==> flow/design.v <==
module branch_history_register #(parameter M = 4) (
    input logic clk,
    input logic reset,
    input logic branch_outcome,   
    output logic [M-1:0] bhr_out  
);
    always_ff @(posedge clk or posedge reset) begin
        if (reset) 
            bhr_out <= 0;  
        else 
            bhr_out <= {bhr_out[M-2:0], branch_outcome};  
    end
endmodule
module mnk_bit_predictor #(parameter K = 4,
                        parameter N = 2,
                        parameter M = 4
                        ) (
    input logic clk,
    input logic reset,
    input logic [K-1:0] index,
    input logic [M-1:0] bhr_in,
    input logic branch_outcome,        
    output logic prediction            
);
    logic [N-1:0] pht [((1<<K)*(1<<M))-1:0];  
    logic [K + M -1:0] new_index;
    assign new_index = {bhr_in,index};
    assign prediction = pht[new_index][N-1];
    always_ff @(posedge clk , posedge reset) begin
        if (reset) begin
            for (int i = 0; i < (1<<K)*(1<<M); i++)
                pht[i] <= 0;  
        end
        else begin
            if (branch_outcome) begin
                if (~(&pht[new_index]))
                    pht[new_index] <= pht[new_index] + 1;
            end
            else begin
                if (pht[new_index] > 0)
                    pht[new_index] <= pht[new_index] - 1;
            end
        end
    end
endmodule
module predictor_top #(parameter M = 3, parameter K = 4, parameter N = 3) (
    input logic clk,
    input logic reset,
    input logic [K-1:0] index,
    input logic branch_outcome,  
    output logic prediction,      
    output logic success
);
    logic [M-1:0] bhr_out;      
    branch_history_register #(M) bhr_inst (
        .clk(clk),
        .reset(reset),
        .branch_outcome(branch_outcome),
        .bhr_out(bhr_out)
    );
    mnk_bit_predictor #(K, N, M) pht_inst (
        .clk(clk),
        .reset(reset),
        .index(index),
        .bhr_in (bhr_out),
        .branch_outcome(branch_outcome),
        .prediction(prediction)
    );
    always_comb  begin
        if (prediction == branch_outcome)
        begin success = 1; end
        else begin
        success = 0;
        end
    end 
endmodule
# --- From RTL to reports: predictor_top ---
# Each step is given for the RTL above and for the edited RTL.
# "orig" refers to lines of the RTL above, "edited" to lines of the edited file.
# "diff" is "edited" less "orig", of the values as shown; "rel_change_pct" is that difference over "orig", in percent.
# Library cell names are shortened.
setup:
  design: "predictor_top"
  clk_port: "clk"
  lib: "sky130hd"
  corner: "tt_025C_1v80"

# --- Edit of the RTL ---
# The edit as a unified diff against the file above.
# A script made this edit. It changes what the design does and was not meant as an optimisation.
# begin of diff
@@ -53,10 +53,14 @@
 );
     logic [M-1:0] bhr_out;      
+    wire [M-1:0] bhr_out_p, bhr_out_n;
     branch_history_register #(M) bhr_inst (
         .clk(clk),
         .reset(reset),
         .branch_outcome(branch_outcome),
-        .bhr_out(bhr_out)
+        .bhr_out(bhr_out_p)
     );
+    branch_history_register #(M) bhr_inst_b (.clk(clk), .reset(reset),
+        .branch_outcome(~branch_outcome), .bhr_out(bhr_out_n));
+    assign bhr_out = bhr_out_p ^ bhr_out_n;
     mnk_bit_predictor #(K, N, M) pht_inst (
         .clk(clk),
# end of diff

# --- Word-level counts ---
# Source: Yosys, flattened and elaborated. Widths are those after wreduce. Registers that Yosys merges into a memory's read port (data or address) are not register bits. Print and check cells do not count. Equal cells are merged and count once.
op_classes:
  columns: ["item", "orig", "edited", "diff", "rel_change_pct"]
  rows:
  - ["reduce_and_logical", 131, 131, 0, 0.00]
  - ["mul", 0, 0, 0, null]
  - ["n_mux", 648, 648, 0, 0.00]
  - ["shifts", 0, 0, 0, null]
  - ["div", 0, 0, 0, null]
  - ["n_logic", 0, 2, 2, null]
  - ["n_cmp", 1, 1, 0, 0.00]
  - ["n_addsub", 2, 2, 0, 0.00]
  - ["equal", 129, 129, 0, 0.00]
op_table:
  columns: ["cell", "orig", "edited", "diff"]
  rows:
  - ["NOT 1 bit", 0, 1, 1]
  - ["XOR 3 bit", 0, 1, 1]
# Unchanged operator kinds not shown: 18.
bits:
  columns: ["item", "orig", "edited", "diff", "rel_change_pct"]
  rows:
  - ["clocked_rd_ports_x_width", 0, 0, 0, null]
  - ["n_memories", 0, 0, 0, null]
  - ["latchBits", 0, 0, 0, null]
  - ["output_inout_bits", 2, 2, 0, 0.00]
  - ["in_bits", 7, 7, 0, 0.00]
  - ["mem_bits_ro", 0, 0, 0, null]
  - ["ramBits", 0, 0, 0, null]
  - ["ff_bits", 387, 390, 3, 0.78]

# --- Longest topological paths ---
# Depth = most cells in a row (Yosys ltp): at word level without a register or memory, in the mapped netlist without a sequential cell, where the memories' decode and read muxes count.
logic_depth:
  columns: ["item", "orig", "edited", "diff", "rel_change_pct"]
  rows:
  - ["word_depth", 10, 11, 1, 10.00]
  - ["ABC_AREA", "0", "0", null, null]
  - ["mapped_depth", 19, 18, -1, -5.26]
  - ["depth_no_buf", 10, 11, 1, 10.00]

# --- Netlist ---
# The flow's flattened synthesis, as Yosys stat reports it; memories are mapped. The netlist is that of the ABC_AREA named above (0 if unset); the other value can give another one.
synth_totals:
  columns: ["item", "orig", "edited", "diff", "rel_change_pct"]
  rows:
  - ["synth_area_um2", 19510.0, 19437.4, -72.6, -0.37]
  - ["n_buf", 181, 183, 2, 1.10]
  - ["mapped_cells", 1795, 1689, -106, -5.91]
  - ["ffs", 387, 390, 3, 0.78]
  - ["seq_area_um2", 9684.3, 9759.4, 75.1, 0.78]
by_type:
  columns: ["cell_type", "orig", "edited", "diff", "rel_change_pct"]
  rows:
  - ["o21ai_0", 246, 22, -224, -91.06]
  - ["mux2_1", 8, 165, 157, 1962.50]
  - ["mux2_2", 253, 108, -145, -57.31]
  - ["a22o_1", 10, 150, 140, 1400.00]
  - ["nand4_1", 16, 137, 121, 756.25]
  - ["nor2_1", 133, 37, -96, -72.18]
  - ["nor3_1", 9, 36, 27, 300.00]
  - ["o211ai_1", 28, 2, -26, -92.86]
  - ["clkbuf_1", 85, 108, 23, 27.06]
  - ["and3b_1", 19, 3, -16, -84.21]
  - ["mux2_4", 16, 0, -16, -100.00]
  - ["mux2i_1", 7, 23, 16, 228.57]
  - ["buf_6", 10, 0, -10, -100.00]
  - ["a31oi_1", 5, 15, 10, 200.00]
  - ["nand3_1", 67, 58, -9, -13.43]
  - ["a32oi_1", 27, 18, -9, -33.33]
  - ["nor2b_1", 17, 9, -8, -47.06]
  - ["inv_1", 15, 7, -8, -53.33]
# Unchanged cell types not shown: 11.
# Not every row of either side is listed.
# The figures by module come from a second, unflattened synthesis with its own total; it is not the netlist above.
hier_totals:
  columns: ["item", "orig", "edited", "diff", "rel_change_pct"]
  rows:
  - ["cells_unflattened", 1616, 1624, 8, 0.50]
  - ["hier_area_um2", 19562.5, 19671.4, 108.9, 0.56]
# Each row is one instance without its submodules.
by_module_orig:
  columns: ["module", "mod_area_um2", "n_inst", "cells"]
  rows:
  - ["mnk_bit_predictor", 19474.9, 1, 1611]
  - ["branch_history_register #(M=3)", 78.8, 1, 4]
  - ["predictor_top", 8.8, 1, 1]
by_module_edited:
  columns: ["module", "mod_area_um2", "n_inst", "cells"]
  rows:
  - ["mnk_bit_predictor", 19474.9, 1, 1611]
  - ["branch_history_register #(M=3)", 78.8, 2, 4]
  - ["predictor_top", 38.8, 1, 5]

# --- Timing after synthesis ---
# Path of least setup slack by OpenSTA after synthesis, without wires, with an ideal clock, recovery checks aside; 20% of the period is set as input and as output delay. Where synthesis merged equal registers, the netlist keeps one of their names.
synth_path:
  columns: ["item", "orig", "edited", "diff", "rel_change_pct"]
  rows:
  - ["path_type", "input to register", "input to output", null, null]
  - ["from", "in index[3]", "in index[0]", null, null]
  - ["to", "reg pht_inst.pht[56][2]", "out success", null, null]
  - ["setup_time_ps", 128, null, null, null]
  - ["delay_ps", 3542, 2571, -971, -27.41]
  - ["output_delay_ps", null, 1200, null, null]
  - ["path_buffers", 8, 3, -5, -62.50]
  - ["input_delay_ps", 1200, 1200, 0, 0.00]
  - ["tclk_ps", 6000, 6000, 0, 0.00]
  - ["stages", 17, 11, -6, -35.29]
  - ["t_arrival_ps", 4614, 3771, -843, -18.27]
  - ["t_first_pin_ps", 1200, 1200, 0, 0.00]
  - ["path_slack_ps", 1259, 1029, -230, null]
  - ["synth_period_reached_ps", 4741, 4971, 230, 4.85]
# "delay_ps" is the arrival time less input delay plus setup time.
# At an output port there is no setup time.
# "stages": output pins that drive a net of the path, with the launching flip-flop's if there is one; two outputs of one cell count as two.
# "synth_period_reached_ps" = period - worst setup slack (recovery checks aside). The figure is calculated, with input and output delays left at 20% of the set period.
# Between the ends stands the longest chain of elaborated cells between them, by number of cells; it is not shown to be the way that was timed. Of several equally long chains one is given.
# Each line given opens the expression or statement behind the cell; cells for indexed reads and writes are added by Yosys, which also makes memories of some case tables.
# At most two assigning lines are given for a register; there are more.
synth_via_orig:
  cell_sequence: "buf_6 > buf_6 > buf_2 > buf_2 > buf_1 > mux2i_1 > o32ai_1 > a2111oi_0 > nand4_1 > nor4b_2 > nor2_1 > buf_2 > fa_1 > xor2_1 > buf_2 > buf_2 > mux2_1"
  elab_chain_len: 10
synth_lines_orig:
  columns: ["item", "line", "source"]
  rows:
  - ["from (decl)", 49, "input logic [K-1:0] index,"]
  - ["== test 7 bit", 40, "if (pht[new_index] > 0)"]
  - ["case mux 3 bit (select 128 bit)", 40, null]
  - ["2-to-1 mux 3 bit", 35, "if (branch_outcome) begin"]
  - ["> comparator 3 x 1 -> 1 bit", 40, null]
  - ["2-to-1 mux 3 bit", 40, null]
  - ["2-to-1 mux 3 bit", 35, null]
  - ["subtractor 3 x 1 -> 3 bit", 41, "pht[new_index] <= pht[new_index] - 1;"]
  - ["2-to-1 mux 3 bit", 41, null]
  - ["2-to-1 mux 3 bit", 40, null]
  - ["2-to-1 mux 3 bit", 35, null]
  - ["to (assign)", 37, "pht[new_index] <= pht[new_index] + 1;"]
  - ["to (assign)", 41, null]
  - ["to (decl)", 25, "logic [N-1:0] pht [((1<<K)*(1<<M))-1:0];"]
synth_via_edited:
  cell_sequence: "buf_2 > buf_2 > buf_2 > mux2_2 > a222oi_1 > o22a_1 > nand4_1 > or4_1 > o31ai_2 > inv_2 > xnor2_1"
  elab_chain_len: 4
synth_lines_edited:
  columns: ["item", "line", "source"]
  rows:
  - ["from (decl)", 49, "input logic [K-1:0] index,"]
  - ["== test 7 bit", 28, "assign prediction = pht[new_index][N-1];"]
  - ["case mux 3 bit (select 128 bit)", 28, null]
  - ["== test 1 bit", 74, "if (prediction == branch_outcome)"]
  - ["2-to-1 mux 1 bit", 74, null]
  - ["to (decl)", 52, "output logic success"]

# --- Path in the finished layout ---
# From the final timing report of the runs of pair 1: the path of least setup slack in the routed layout; clock arrival at registers is part of the times.
# The report prints the path's times to 10 ps; the period is as set.
layout_path:
  columns: ["item", "orig", "edited", "diff", "rel_change_pct"]
  rows:
  - ["path_type", "input to output", "input to output", null, null]
  - ["from", "in index[1]", "in index[2]", null, null]
  - ["to", "out success", "out success", null, null]
  - ["input_delay_ps", 1200, 1200, 0, 0.00]
  - ["t_first_pin_ps", 1200, 1200, 0, 0.00]
  - ["t_arrival_ps", 4620, 4770, 150, 3.25]
  - ["tclk_ps", 6000, 6000, 0, 0.00]
  - ["path_buffers", 4, 4, 0, 0.00]
  - ["output_delay_ps", 1200, 1200, 0, 0.00]
  - ["stages", 12, 13, 1, 8.33]
  - ["path_slack_ps", 180, 30, -150, null]
# Between the ends stands the longest chain of elaborated cells between them, by number of cells; it is not shown to be the way that was timed. Of several equally long chains one is given.
layout_via_orig:
  cell_sequence: "buf_2 > buf_12 > nor2_1 > or3_1 > o2111ai_1 > or4_1 > or2_0 > buf_4 > nor2_1 > nor2_1 > xnor2_1 > clkdlybuf4s50_1"
  elab_chain_len: 4
layout_lines_orig:
  columns: ["item", "line", "source"]
  rows:
  - ["from (decl)", 49, "input logic [K-1:0] index,"]
  - ["== test 7 bit", 28, "assign prediction = pht[new_index][N-1];"]
  - ["case mux 3 bit (select 128 bit)", 28, null]
  - ["== test 1 bit", 70, "if (prediction == branch_outcome)"]
  - ["2-to-1 mux 1 bit", 70, null]
  - ["to (decl)", 52, "output logic success"]
layout_via_edited:
  cell_sequence: "buf_2 > buf_12 > buf_4 > nand2b_1 > nor2_1 > a222oi_1 > o22a_1 > nand4_1 > or4_4 > o31ai_2 > inv_2 > xnor2_1 > clkdlybuf4s50_1"
  elab_chain_len: 4
layout_lines_edited:
  columns: ["item", "line", "source"]
  rows:
  - ["from (decl)", 49, "input logic [K-1:0] index,"]
  - ["== test 7 bit", 28, "assign prediction = pht[new_index][N-1];"]
  - ["case mux 3 bit (select 128 bit)", 28, null]
  - ["== test 1 bit", 74, "if (prediction == branch_outcome)"]
  - ["2-to-1 mux 1 bit", 74, null]
  - ["to (decl)", 52, "output logic success"]

# --- Measured runs ---
# Runs of the flow (Yosys, OpenROAD) on both versions; the two runs of a pair have the same settings. The constraints put input and output delay at 20% of the set period each and load the outputs with 0.01 pF.
settings_pair_1:
  CORE_UTILIZATION: 40
  PLACE_DENSITY: 0.6
  period_ns: 6.0
  CAP_MARGIN: 20
  CORE_MARGIN: 2
  SLEW_MARGIN: 20
measured_pair_1:
  columns: ["item", "orig", "edited", "diff", "rel_change_pct"]
  rows:
  - ["hold_worst_slack_ps", 488, 486, -2, null]
  - ["tns_setup_ps", 0, 0, 0, null]
  - ["finish.utilization_frac", 0.482, 0.491, 0.009, null]
  - ["design.die.area_um2", 50557.5, 50373.3, -184.2, -0.36]
  - ["setup_ws_ps", 175, 28, -147, null]
  - ["synthesis_area_um2", 19510.0, 19437.4, -72.6, -0.37]
  - ["fin_power_uw", 8547, 10060, 1513, 17.70]
settings_pair_2:
  CORE_ASPECT_RATIO: 0.58
  CORE_MARGIN: 10
  CORE_UTILIZATION: 49
  CTS_CLUSTER_SIZE: 50
  GPL_ROUTABILITY_DRIVEN: 0
  MAX_ROUTING_LAYER: "met4"
  PLACE_DENSITY_LB_ADDON: 0.24
  SETUP_SLACK_MARGIN: 0.38
  SLEW_MARGIN: 20
  period_ns: 5.86
  CAP_MARGIN: 20
measured_pair_2:
  columns: ["item", "orig", "edited", "diff", "rel_change_pct"]
  rows:
  - ["hold_worst_slack_ps", 489, 488, -1, null]
  - ["tns_setup_ps", 0, 0, 0, null]
  - ["finish.utilization_frac", 0.564, 0.593, 0.029, null]
  - ["design.die.area_um2", 48495.8, 48331.4, -164.4, -0.34]
  - ["setup_ws_ps", 429, 307, -122, null]
  - ["synthesis_area_um2", 19510.0, 19437.4, -72.6, -0.37]
  - ["fin_power_uw", 8346, 10359, 2013, 24.12]
# "fin_power_uw": no workload was simulated; the value follows from the tool's default switching activity.
